==> flow/design.v <==
module LASER (
input CLK,
input RST,
input [3:0] X,
input [3:0] Y,
output reg [3:0] C1X,
output reg [3:0] C1Y,
output reg [3:0] C2X,
output reg [3:0] C2Y,
output reg DONE);
parameter LFSR_WIDTH = 10;
parameter [LFSR_WIDTH-1:0] threshold = 10'd150;
reg [LFSR_WIDTH-1:0] q;  
wire feedback;  
assign feedback = q[9] ^ q[6];
always @(posedge CLK) begin
    if (RST)
        q <= 10'h1;  
    else
        q <= {q[LFSR_WIDTH-2:0], feedback};  
end
wire [3:0] step;
assign step = (q[5])? 4'b0001: 4'b0010;   
reg [1:0] current_state;
reg [1:0] next_state;
parameter  INIT = 0;
parameter READ = 1;
parameter WALK = 2;
parameter OUTPUT = 3;
reg [5:0] cover_prev;  
reg [5:0] cover_current;  
reg [5:0] cover_max;  
reg [5:0] cnt;  
reg [3:0] corX [39:0];  
reg [3:0] corY [39:0];
reg [3:0] x1, y1, x2, y2;  
reg [3:0] tmpX1, tmpY1, tmpX2, tmpY2; 
reg [3:0] dx1, dy1, dx2, dy2;
reg [19:0] round;  
parameter MAX_ROUND = 20'd2000;
parameter [5:0] LAST = 6'd41;  
always @(posedge CLK) begin
  if (current_state == INIT) begin
    corX[cnt] <= X;
    corY[cnt] <= Y;
  end
  if (current_state == READ || next_state == READ) begin
    corX[cnt] <= X;
    corY[cnt] <= Y;
  end
end
always @(*) begin
  if (cnt == 6'd0 || cnt == LAST || next_state == READ || RST) begin
    dx1 = 4'd0; dy1 = 4'd0;
    dx2 = 4'd0; dy2 = 4'd0;
  end
  else if (next_state == WALK) begin
    dx1 = (tmpX1 > corX[cnt-6'd1])? tmpX1 - corX[cnt-6'd1] : corX[cnt-6'd1] - tmpX1;
    dy1 = (tmpY1 > corY[cnt-6'd1])? tmpY1 - corY[cnt-6'd1] : corY[cnt-6'd1] - tmpY1;
    dx2 = (tmpX2 > corX[cnt-6'd1])? tmpX2 - corX[cnt-6'd1] : corX[cnt-6'd1] - tmpX2;
    dy2 = (tmpY2 > corY[cnt-6'd1])? tmpY2 - corY[cnt-6'd1] : corY[cnt-6'd1] - tmpY2;
  end
  else begin
    dx1 = 4'd0; dy1 = 4'd0;
    dx2 = 4'd0; dy2 = 4'd0;
  end
end
always @(posedge CLK) begin
  if (RST)
    current_state <= INIT;
  else
    current_state <= next_state;
end
always @(*) begin
  case (current_state)
    INIT:
      next_state = (RST)? INIT: READ;
    READ:
      next_state = (cnt == 6'd39)? WALK: READ;
    WALK:  
      next_state = (round == MAX_ROUND)? OUTPUT: WALK;
    OUTPUT:
      next_state = INIT;
    default:
      next_state = INIT;
  endcase
end
always @(posedge CLK) begin
  if (RST)
    round <= 0;
  else if (current_state == OUTPUT)
    round <= 0;
  else if (current_state == WALK) begin
    if (cnt == LAST)
      round <= round + 1;
  end
end
always @(posedge CLK) begin
  if (RST) begin
    tmpX2 <= 4'd7; 
  end
  else if (current_state == OUTPUT) begin
    tmpX2 <= 4'd7;
  end
  else if (current_state == WALK && cnt == 6'd0) begin  
    if (q[5]) tmpX2 <= (x2+step < 16)? x2+step : 15; 
    else      tmpX2 <= (x2 > step) ? x2-step : 0;  
  end
end
always @(posedge CLK) begin
  if (RST) begin
    tmpY2 <= 4'd7;
  end
  else if (current_state == OUTPUT) begin
    tmpY2 <= 4'd7;
  end
  else if (current_state == WALK && cnt == 6'd0) begin  
    if (q[9]) tmpY2 <= (y2+step < 16)? y2+step : 15;
    else      tmpY2 <= (y2 > step)? y2-step : 0;  
  end
end
always @(posedge CLK) begin
  if (RST) begin
    tmpX1 <= 4'd7;
  end
  else if (current_state == OUTPUT) begin
    tmpX1 <= 4'd7;
  end
  else if (current_state == WALK && cnt == 6'd0) begin  
    if (q[0]) tmpX1 <= (x1+step < 16)? x1+step : 15;  
    else      tmpX1 <= (x1 > step)? x1-step : 0; 
  end
end
always @(posedge CLK) begin
  if (RST) begin
    tmpY1 <= 4'd7;
  end
  else if (current_state == OUTPUT) begin
    tmpY1 <= 4'd7;
  end
  else if (current_state == WALK && cnt == 6'd0) begin  
    if (q[3]) tmpY1 <= (y1+step < 16)? y1+step : 15; 
    else      tmpY1 <= (y1 > step)? y1-step : 0;  
  end
end
always @(posedge CLK) begin
  if (RST) begin
    x1 <= 4'd0; y1 <= 4'd0;
    x2 <= 4'd8; y2 <= 4'd8;
  end
  else if (current_state == OUTPUT) begin
    x1 <= 4'd0; y1 <= 4'd0;
    x2 <= 4'd8; y2 <= 4'd8;
  end
  else if (current_state == WALK) begin
    if (cnt == LAST) begin
      if(cover_current > cover_prev) begin
        x1 <= tmpX1; y1 <= tmpY1;
        x2 <= tmpX2; y2 <= tmpY2;
      end
      else begin  
        if (q < threshold) begin  
          x1 <= tmpX1; y1 <= tmpY1;
          x2 <= tmpX2; y2 <= tmpY2;
        end
      end
    end
  end
end
always @(posedge CLK) begin
  if (RST)
    cover_prev <= 6'd0;
  else if (current_state == OUTPUT)
    cover_prev <= 6'd0;
  else if (current_state == WALK) begin
    if(cnt == LAST) begin  
      if(cover_current > cover_prev)
        cover_prev <= cover_current;
      else begin  
        if (q < threshold)   
          cover_prev <= cover_current;
      end
    end
  end
end
always @(posedge CLK) begin
  if(RST)
    cover_current <= 6'd0;
  else if(next_state == OUTPUT)   
    cover_current <= 6'd0;
  else if(current_state == WALK) begin
    if(cnt > 0) begin
      if (cnt == LAST)
        cover_current <= 6'd0;
      else begin
        cover_current <= cover_current +
        ((dx1 + dy1 <= 4) || (dx1 == 3 && dy1 == 2) || (dx1 == 2 && dy1 == 3) ||
         (dx2 + dy2 <= 4) || (dx2 == 3 && dy2 == 2) || (dx2 == 2 && dy2 == 3));        
      end
    end
    else 
      cover_current <= 6'd0;
  end
  else
    cover_current <= 6'd0;
end
always @(posedge CLK) begin
  if(RST)
    cover_max <= 6'd0;
  else if(current_state == WALK) begin
    if(cnt == LAST) begin  
      if(cover_current > cover_max)
        cover_max <= cover_current;
    end
  end
  else if(current_state == OUTPUT)
    cover_max <= 0;
  else
    cover_max <= 0;
end
always @(posedge CLK) begin
  if (RST)
    cnt <= 0;
  else if (current_state == OUTPUT || next_state == OUTPUT)
    cnt <= 0;
  else if (next_state == READ)  
    cnt <= cnt + 1;
  else if (current_state == WALK) begin
      cnt <= (cnt == LAST)? 0: cnt+1;
  end
  else
    cnt <= 0;
end
always @(posedge CLK) begin
  if (RST) begin
    C1X <= 4'd7; C1Y <= 4'd7;
    C2X <= 4'd7; C2Y <= 4'd7;
  end
  else if (current_state == WALK) begin
    if(cnt == LAST) begin
      if(cover_current > cover_max) begin
        C1X <= tmpX1; C1Y <= tmpY1;
        C2X <= tmpX2; C2Y <= tmpY2;
      end
    end
  end
end
always @(posedge CLK) begin
  if(RST)
    DONE <= 1'b0;
  else if (next_state == OUTPUT)
    DONE <= 1'b1;
  else
    DONE <= 1'b0;
end
endmodule
-- From RTL to reports: LASER
Each step is given for the RTL above and for the edited RTL.
Lines under "before" count in the file above, lines under "after" in the edited file.
"difference" is "after" less "before", of the values as shown; "rel. change" is that difference over "before", in percent.
Library cell names are shortened.
A cell with -- has no value.
- top: LASER
- clock: CLK
- library: sky130hd
- corner: tt_025C_1v80

-- Diff
Unified diff, file above to edited file.
The edited RTL no longer does the same as the RTL above: the edit was made by script, with no optimisation intended.
begin of diff
@@ -9,5 +9,5 @@
 output reg [3:0] C2Y,
 output reg DONE);
-parameter LFSR_WIDTH = 10;
+parameter LFSR_WIDTH = 15;
 parameter [LFSR_WIDTH-1:0] threshold = 10'd150;
 reg [LFSR_WIDTH-1:0] q;  
end of diff

-- Elaborated design
Counts by Yosys on the flattened word-level netlist (proc, flatten, opt, wreduce; memories kept). Register bits leave out memories and registers merged into their read ports (data or address). Print and check cells are left out.
Memory sizes are those after Yosys's memory passes, which may raise the word count (mostly to a power of two), join words into wider ones and drop unused or constant bits.
- bit counts (element ; before ; after ; difference ; rel. change (%)):
    register bits after elaboration ; 105 ; 110 ; +5 ; +4.76
    latch bits ; 0 ; 0 ; 0 ; --
    RAM bits ; 320 ; 320 ; 0 ; 0.00
    bits in read-only memories ; 0 ; 0 ; 0 ; --
    word width x clocked read ports ; 0 ; 0 ; 0 ; --
    memory cells ; 2 ; 2 ; 0 ; 0.00
    output and inout bits ; 17 ; 17 ; 0 ; 0.00
    cells after elaboration ; 161 ; 161 ; 0 ; 0.00
- memories (element ; before ; after):
    shape (words x width / read and write ports) ; corX 40 x 4 bit 1R1W; corY 40 x 4 bit 1R1W ; corX 40 x 4 bit 1R1W; corY 40 x 4 bit 1R1W
- cells by class (element ; before ; after ; difference ; rel. change (%)):
    add/sub/neg operators ; 22 ; 22 ; 0 ; 0.00
    $mul ; 0 ; 0 ; 0 ; --
    divide/modulo/power cells ; 0 ; 0 ; 0 ; --
    order comparisons ; 18 ; 18 ; 0 ; 0.00
    equality and inequality tests ; 17 ; 17 ; 0 ; 0.00
    shift-type cells ; 0 ; 0 ; 0 ; --
    mux-type cells ; 51 ; 51 ; 0 ; 0.00
    bitwise logic cells ; 5 ; 5 ; 0 ; 0.00
    reductions and logical operators ; 26 ; 26 ; 0 ; 0.00
- operator list (kind ; before ; after ; difference ; rel. change (%)):
    10-bit by 8-bit less-than comparator with 1-bit output (second input constant) ; 1 ; 0 ; -1 ; -100.00
    15-bit by 8-bit less-than comparator with 1-bit output (second input constant) ; 0 ; 1 ; +1 ; --
    4-bit 2-to-1 mux ; 38 ; 38 ; 0 ; 0.00
    1-bit logical OR ; 10 ; 10 ; 0 ; 0.00
    4-bit by 2-bit == test with 1-bit output (second input constant) ; 8 ; 8 ; 0 ; 0.00
    4-bit subtractor ; 8 ; 8 ; 0 ; 0.00
    1-bit logical AND ; 5 ; 5 ; 0 ; 0.00
    1-bit 2-to-1 mux ; 5 ; 5 ; 0 ; 0.00
    6-bit 2-to-1 mux ; 5 ; 5 ; 0 ; 0.00
    4-bit by 2-bit adder with 5-bit output ; 4 ; 4 ; 0 ; 0.00
    2-bit == test (second input constant) ; 4 ; 4 ; 0 ; 0.00
    4-bit by 2-bit > comparator with 1-bit output ; 4 ; 4 ; 0 ; 0.00
    4-bit > comparator ; 4 ; 4 ; 0 ; 0.00
    5-bit less-than comparator (second input constant) ; 4 ; 4 ; 0 ; 0.00
    4-bit by 2-bit subtractor with 4-bit output ; 4 ; 4 ; 0 ; 0.00
    2-bit OR reduction ; 3 ; 3 ; 0 ; 0.00
    4-bit by 4-bit adder with 5-bit output ; 2 ; 2 ; 0 ; 0.00
    2-bit by 1-bit == test with 1-bit output (second input constant) ; 2 ; 2 ; 0 ; 0.00
    6-bit == test (second input constant) ; 2 ; 2 ; 0 ; 0.00
    6-bit > comparator ; 2 ; 2 ; 0 ; 0.00
    5-bit by 3-bit less-or-equal comparator with 1-bit output (second input constant) ; 2 ; 2 ; 0 ; 0.00
    2-bit 2-to-1 mux ; 2 ; 2 ; 0 ; 0.00
    1-bit NOT ; 2 ; 2 ; 0 ; 0.00
    1-bit OR ; 2 ; 2 ; 0 ; 0.00
    2-bit AND reduction ; 2 ; 2 ; 0 ; 0.00
    3-bit AND reduction ; 2 ; 2 ; 0 ; 0.00
    20-bit by 1-bit adder with 20-bit output (second input constant) ; 1 ; 1 ; 0 ; 0.00
    6-bit by 1-bit adder with 6-bit output ; 1 ; 1 ; 0 ; 0.00
The list need not be complete.

-- Depth
Longest topological path by Yosys (ltp), each cell counted once; first at word level (registers and memories cut), then after technology mapping (sequential cells cut; the memories' decode and read muxes count).
- depth (element ; before ; after ; difference ; rel. change (%)):
    depth after elaboration ; 15 ; 15 ; 0 ; 0.00
    ABC_AREA ; 0 ; 0 ; -- ; --
    gate-level depth with buffers ; 32 ; 33 ; +1 ; +3.12
    mapped depth without buffers ; 27 ; 27 ; 0 ; 0.00

-- After synthesis
Yosys stat after the flow's synthesis: flattened, memories mapped to cells. It holds for the ABC_AREA given above (unset counts as 0); a run with the other value may have another netlist.
- cell types (cell type ; before ; after ; difference ; rel. change (%)):
    mux2i_1 ; 18 ; 62 ; +44 ; +244.44
    nand3_1 ; 49 ; 26 ; -23 ; -46.94
    a21oi_1 ; 57 ; 35 ; -22 ; -38.60
    o21ai_0 ; 52 ; 35 ; -17 ; -32.69
    clkbuf_1 ; 36 ; 25 ; -11 ; -30.56
    a211oi_1 ; 15 ; 4 ; -11 ; -73.33
    o211ai_1 ; 28 ; 18 ; -10 ; -35.71
    nor2_1 ; 144 ; 153 ; +9 ; +6.25
    buf_2 ; 19 ; 10 ; -9 ; -47.37
    a211o_1 ; 4 ; 13 ; +9 ; +225.00
    a221oi_1 ; 7 ; 0 ; -7 ; -100.00
    nor3_1 ; 16 ; 10 ; -6 ; -37.50
    or3_1 ; 10 ; 4 ; -6 ; -60.00
    buf_4 ; 2 ; 8 ; +6 ; +300.00
    dfxtp_1 ; 107 ; 112 ; +5 ; +4.67
    a21o_1 ; 3 ; 8 ; +5 ; +166.67
    a31oi_1 ; 3 ; 8 ; +5 ; +166.67
    o21ai_1 ; 3 ; 8 ; +5 ; +166.67
The list need not be complete.
- synthesis totals (element ; before ; after ; difference ; rel. change (%)):
    cells in the netlist ; 1374 ; 1333 ; -41 ; -2.98
    synthesis area (sq um) ; 19401.1 ; 19436.1 ; +35.0 ; +0.18
    flip-flops ; 427 ; 432 ; +5 ; +1.17
    buffers ; 67 ; 54 ; -13 ; -19.40

-- Path before layout
Path of least setup slack by OpenSTA after synthesis, without wires, with an ideal clock, recovery checks aside; 20% of the period is set as input and as output delay. Where synthesis merged equal registers, the netlist keeps one of their names.
- path after synthesis (element ; before ; after ; difference ; rel. change (%)):
    path kind ; register -> register ; register -> register ; -- ; --
    start point ; register cnt[0] ; register cnt[0] ; -- ; --
    end point ; register cover_current[4] ; register cover_current[4] ; -- ; --
    clock period (ps) ; 6000 ; 6000 ; 0 ; 0.00
    library setup time (ps) ; 121 ; 121 ; 0 ; --
    launch time at the first pin (ps) ; 0 ; 0 ; 0 ; --
    data arrival time (ps) ; 6400 ; 6675 ; +275 ; +4.30
    path slack (ps) ; -520 ; -796 ; -276 ; --
    path delay (ps) ; 6521 ; 6796 ; +275 ; +4.22
    stages on the path ; 32 ; 33 ; +1 ; +3.12
    path buffers ; 6 ; 6 ; 0 ; 0.00
    period reached after synthesis (ps) ; 6520 ; 6796 ; +276 ; +4.23
"path delay" is the arrival time less input delay plus setup time.
"stages on the path": output pins that drive a net of the path, with the launching flip-flop's if there is one; two outputs of one cell count as two.
"period reached after synthesis" = period - worst setup slack (recovery checks aside). The figure is calculated, with input and output delays left at 20% of the set period.
Between the ends stands the longest chain of elaborated cells between them, by number of cells; it is not shown to be the way that was timed. Of several equally long chains one is given.
Each line given opens the expression or statement behind the cell; cells for indexed reads and writes are added by Yosys, which also makes memories of some case tables.
A register here has more assigning lines than the two given.
Between the ends, after synthesis, before:
- cell sequence: dfxtp_1 -> buf_2 -> buf_6 -> buf_6 -> buf_2 -> inv_1 -> ha_1 -> buf_2 -> clkbuf_1 -> mux4_2 -> mux4_2 -> nor2_1 -> nor3_1 -> ha_1 -> fa_1 -> nand2b_1 -> a221oi_1 -> mux2i_1 -> nor2b_1 -> inv_1 -> fa_1 -> xor2_1 -> a21oi_1 -> nor3_1 -> a32o_1 -> a41oi_1 -> o41ai_2 -> ha_1 -> ha_1 -> nand3_1 -> xor2_1 -> nor2_1
- noted length of the longest elaborated chain: 15
- ends and longest elaborated chain, after synthesis, before (element ; RTL line ; source):
    start: declaration ; 33 ; reg [5:0] cnt;
    start: assignment ; 227 ; cnt <= cnt + 1;
    start: assignment ; 229 ; cnt <= (cnt == LAST)? 0: cnt+1;
    6-bit == test ; 79 ; next_state = (cnt == 6'd39)? WALK: READ;
    2-bit 2-to-1 mux ; 79 ;
    2-bit case mux with 4-bit select ; 75 ; case (current_state)
    2-bit by 1-bit == test with 1-bit output ; 53 ; if (cnt == 6'd0 || cnt == LAST || next_state == READ || RST) begin
    1-bit logical OR (2 in a row) ; 53 ;
    4-bit 2-to-1 mux ; 53 ;
    4-bit by 4-bit adder with 5-bit output ; 197 ; ((dx1 + dy1 <= 4) || (dx1 == 3 && dy1 == 2) || (dx1 == 2 && dy1 == 3) ||
    5-bit by 3-bit less-or-equal comparator with 1-bit output ; 197 ;
    1-bit logical OR (5 in a row) ; 197 ;
    6-bit by 1-bit adder with 6-bit output ; 196 ; cover_current <= cover_current +
    end: assignment ; 194 ; cover_current <= 6'd0;
    end: assignment ; 196 ;
    end: declaration ; 31 ; reg [5:0] cover_current;
Between the ends, after synthesis, after:
- cell sequence: dfxtp_1 -> buf_6 -> buf_6 -> buf_6 -> buf_1 -> inv_1 -> ha_1 -> clkbuf_1 -> clkbuf_1 -> mux4_2 -> mux4_2 -> mux2i_1 -> mux2i_1 -> ha_1 -> fa_1 -> nor2b_1 -> o21ai_1 -> a21oi_1 -> nor2b_1 -> a211oi_1 -> inv_1 -> fa_1 -> and2_1 -> a31oi_1 -> nor4_1 -> a31oi_1 -> o41ai_1 -> a41o_1 -> ha_1 -> ha_1 -> nand3_1 -> xor2_1 -> nor2_1
- noted length of the longest elaborated chain: 15
- ends and longest elaborated chain, after synthesis, after (element ; RTL line ; source):
    start: declaration ; 33 ; reg [5:0] cnt;
    start: assignment ; 227 ; cnt <= cnt + 1;
    start: assignment ; 229 ; cnt <= (cnt == LAST)? 0: cnt+1;
    6-bit == test ; 79 ; next_state = (cnt == 6'd39)? WALK: READ;
    2-bit 2-to-1 mux ; 79 ;
    2-bit case mux with 4-bit select ; 75 ; case (current_state)
    2-bit by 1-bit == test with 1-bit output ; 53 ; if (cnt == 6'd0 || cnt == LAST || next_state == READ || RST) begin
    1-bit logical OR (2 in a row) ; 53 ;
    4-bit 2-to-1 mux ; 53 ;
    4-bit by 4-bit adder with 5-bit output ; 197 ; ((dx1 + dy1 <= 4) || (dx1 == 3 && dy1 == 2) || (dx1 == 2 && dy1 == 3) ||
    5-bit by 3-bit less-or-equal comparator with 1-bit output ; 197 ;
    1-bit logical OR (5 in a row) ; 197 ;
    6-bit by 1-bit adder with 6-bit output ; 196 ; cover_current <= cover_current +
    end: assignment ; 194 ; cover_current <= 6'd0;
    end: assignment ; 196 ;
    end: declaration ; 31 ; reg [5:0] cover_current;

-- Path in the finished layout
Path of least setup slack in the final report of each run of pair A (OpenROAD, finished layout, wires in). Where an end is a register, its clock arrival counts in the times.
The path's times are printed in steps of 10 ps; the period is the one set.
- path after layout (element ; before ; after ; difference ; rel. change (%)):
    path kind ; register -> register ; register -> register ; -- ; --
    start point ; register cnt[0] ; register cnt[0] ; -- ; --
    end point ; register cover_current[4] ; register cover_current[2] ; -- ; --
    clock period (ps) ; 5860 ; 5860 ; 0 ; 0.00
    library setup time (ps) ; 110 ; 110 ; 0 ; --
    launch time at the first pin (ps) ; 570 ; 580 ; +10 ; +1.75
    data arrival time (ps) ; 6120 ; 6260 ; +140 ; +2.29
    path slack (ps) ; 200 ; 70 ; -130 ; --
    stages on the path ; 28 ; 28 ; 0 ; 0.00
    path buffers ; 2 ; 2 ; 0 ; 0.00
Between the ends stands the longest chain of elaborated cells between them, by number of cells; it is not shown to be the way that was timed. Of several equally long chains one is given.
A register here has more assigning lines than the two given.
Between the ends, after layout, before:
- cell sequence: dfxtp_4 -> inv_2 -> ha_4 -> buf_8 -> buf_16 -> mux4_2 -> mux4_2 -> nor2_4 -> nor3_2 -> ha_2 -> fa_2 -> nand2b_4 -> a221oi_4 -> mux2i_1 -> nor2b_2 -> inv_1 -> fa_2 -> xor2_1 -> a21oi_1 -> nor3_1 -> a32o_2 -> a41oi_4 -> o41ai_4 -> ha_2 -> ha_4 -> nand3_2 -> xor2_1 -> nor2_1
- noted length of the longest elaborated chain: 15
- ends and longest elaborated chain, after layout, before (element ; RTL line ; source):
    start: declaration ; 33 ; reg [5:0] cnt;
    start: assignment ; 227 ; cnt <= cnt + 1;
    start: assignment ; 229 ; cnt <= (cnt == LAST)? 0: cnt+1;
    6-bit == test ; 79 ; next_state = (cnt == 6'd39)? WALK: READ;
    2-bit 2-to-1 mux ; 79 ;
    2-bit case mux with 4-bit select ; 75 ; case (current_state)
    2-bit by 1-bit == test with 1-bit output ; 53 ; if (cnt == 6'd0 || cnt == LAST || next_state == READ || RST) begin
    1-bit logical OR (2 in a row) ; 53 ;
    4-bit 2-to-1 mux ; 53 ;
    4-bit by 4-bit adder with 5-bit output ; 197 ; ((dx1 + dy1 <= 4) || (dx1 == 3 && dy1 == 2) || (dx1 == 2 && dy1 == 3) ||
    5-bit by 3-bit less-or-equal comparator with 1-bit output ; 197 ;
    1-bit logical OR (5 in a row) ; 197 ;
    6-bit by 1-bit adder with 6-bit output ; 196 ; cover_current <= cover_current +
    end: assignment ; 194 ; cover_current <= 6'd0;
    end: assignment ; 196 ;
    end: declaration ; 31 ; reg [5:0] cover_current;
Between the ends, after layout, after:
- cell sequence: dfxtp_4 -> inv_2 -> ha_4 -> buf_12 -> mux4_2 -> mux4_2 -> mux2i_4 -> mux2i_2 -> ha_2 -> fa_2 -> nor2b_4 -> o21ai_2 -> a21oi_2 -> mux2i_1 -> nor2b_4 -> inv_2 -> fa_2 -> and2_4 -> a31oi_1 -> nor4_1 -> a31oi_1 -> o41ai_2 -> a41o_1 -> ha_4 -> ha_4 -> buf_4 -> xnor2_2 -> nor2_1
- noted length of the longest elaborated chain: 15
- ends and longest elaborated chain, after layout, after (element ; RTL line ; source):
    start: declaration ; 33 ; reg [5:0] cnt;
    start: assignment ; 227 ; cnt <= cnt + 1;
    start: assignment ; 229 ; cnt <= (cnt == LAST)? 0: cnt+1;
    6-bit == test ; 79 ; next_state = (cnt == 6'd39)? WALK: READ;
    2-bit 2-to-1 mux ; 79 ;
    2-bit case mux with 4-bit select ; 75 ; case (current_state)
    2-bit by 1-bit == test with 1-bit output ; 53 ; if (cnt == 6'd0 || cnt == LAST || next_state == READ || RST) begin
    1-bit logical OR (2 in a row) ; 53 ;
    4-bit 2-to-1 mux ; 53 ;
    4-bit by 4-bit adder with 5-bit output ; 197 ; ((dx1 + dy1 <= 4) || (dx1 == 3 && dy1 == 2) || (dx1 == 2 && dy1 == 3) ||
    5-bit by 3-bit less-or-equal comparator with 1-bit output ; 197 ;
    1-bit logical OR (5 in a row) ; 197 ;
    6-bit by 1-bit adder with 6-bit output ; 196 ; cover_current <= cover_current +
    end: assignment ; 194 ; cover_current <= 6'd0;
    end: assignment ; 196 ;
    end: declaration ; 31 ; reg [5:0] cover_current;

-- Measured runs
Both versions went through the flow (Yosys, OpenROAD) with the same settings in each pair. Constraints: input delay and output delay 20% of the set period each, output load 0.01 pF.
Flow settings, pair A:
- period_ns at 5.86
- noted CAP_MARGIN: 20
- CORE_MARGIN: 2
- CORE_UTILIZATION at 40
- SLEW_MARGIN: 20
- results, pair A (element ; before ; after ; difference ; rel. change (%)):
    post-synthesis cell area (sq um) ; 19401.1 ; 19436.1 ; +35.0 ; +0.18
    area inside the die boundary (sq um) ; 50281.3 ; 50368.8 ; +87.5 ; +0.17
    standard-cell area of the final layout (sq um) ; 22929.5 ; 22794.4 ; -135.1 ; -0.59
    utilization after layout (%) ; 47.9 ; 47.6 ; -0.3 ; --
    lowest setup slack (ps) ; 195 ; 71 ; -124 ; --
    setup total negative slack (ps) ; 0 ; 0 ; 0 ; --
    worst hold slack in the final report (ps) ; 457 ; 466 ; +9 ; --
    total power after layout (µW) ; 7493 ; 7429 ; -64 ; -0.85
    achieved period (ps) ; 5665 ; 5789 ; +124 ; +2.19
Flow settings, pair B:
- noted CAP_MARGIN: 15
- CELL_PAD_IN_SITES_GLOBAL_PLACEMENT: 2
- CORE_ASPECT_RATIO at 0.76
- CORE_MARGIN: 7
- CORE_UTILIZATION at 60
- CTS_CLUSTER_DIAMETER: 307
- CTS_CLUSTER_SIZE at 62
- MAX_ROUTING_LAYER: met4
- PLACE_DENSITY_LB_ADDON: 0.25
- period_ns at 7.85
- SLEW_MARGIN: 20
- results, pair B (element ; before ; after ; difference ; rel. change (%)):
    post-synthesis cell area (sq um) ; 19401.1 ; 19436.1 ; +35.0 ; +0.18
    area inside the die boundary (sq um) ; 37613.6 ; 37676.9 ; +63.3 ; +0.17
    standard-cell area of the final layout (sq um) ; 20369.5 ; 20427.1 ; +57.6 ; +0.28
    utilization after layout (%) ; 63.9 ; 63.9 ; 0.0 ; --
    lowest setup slack (ps) ; 842 ; 1029 ; +187 ; --
    setup total negative slack (ps) ; 0 ; 0 ; 0 ; --
    worst hold slack in the final report (ps) ; 476 ; 452 ; -24 ; --
    total power after layout (µW) ; 4076 ; 4087 ; +11 ; +0.27
    achieved period (ps) ; 7008 ; 6821 ; -187 ; -2.67
"achieved period" = clock period - worst setup slack. The figure is calculated, with input and output delays left at 20% of the set period.
By "total power after layout" is meant OpenSTA's value without simulated activity: inputs other than the clock are taken to toggle once in ten clock periods, and the tool carries that through the logic.
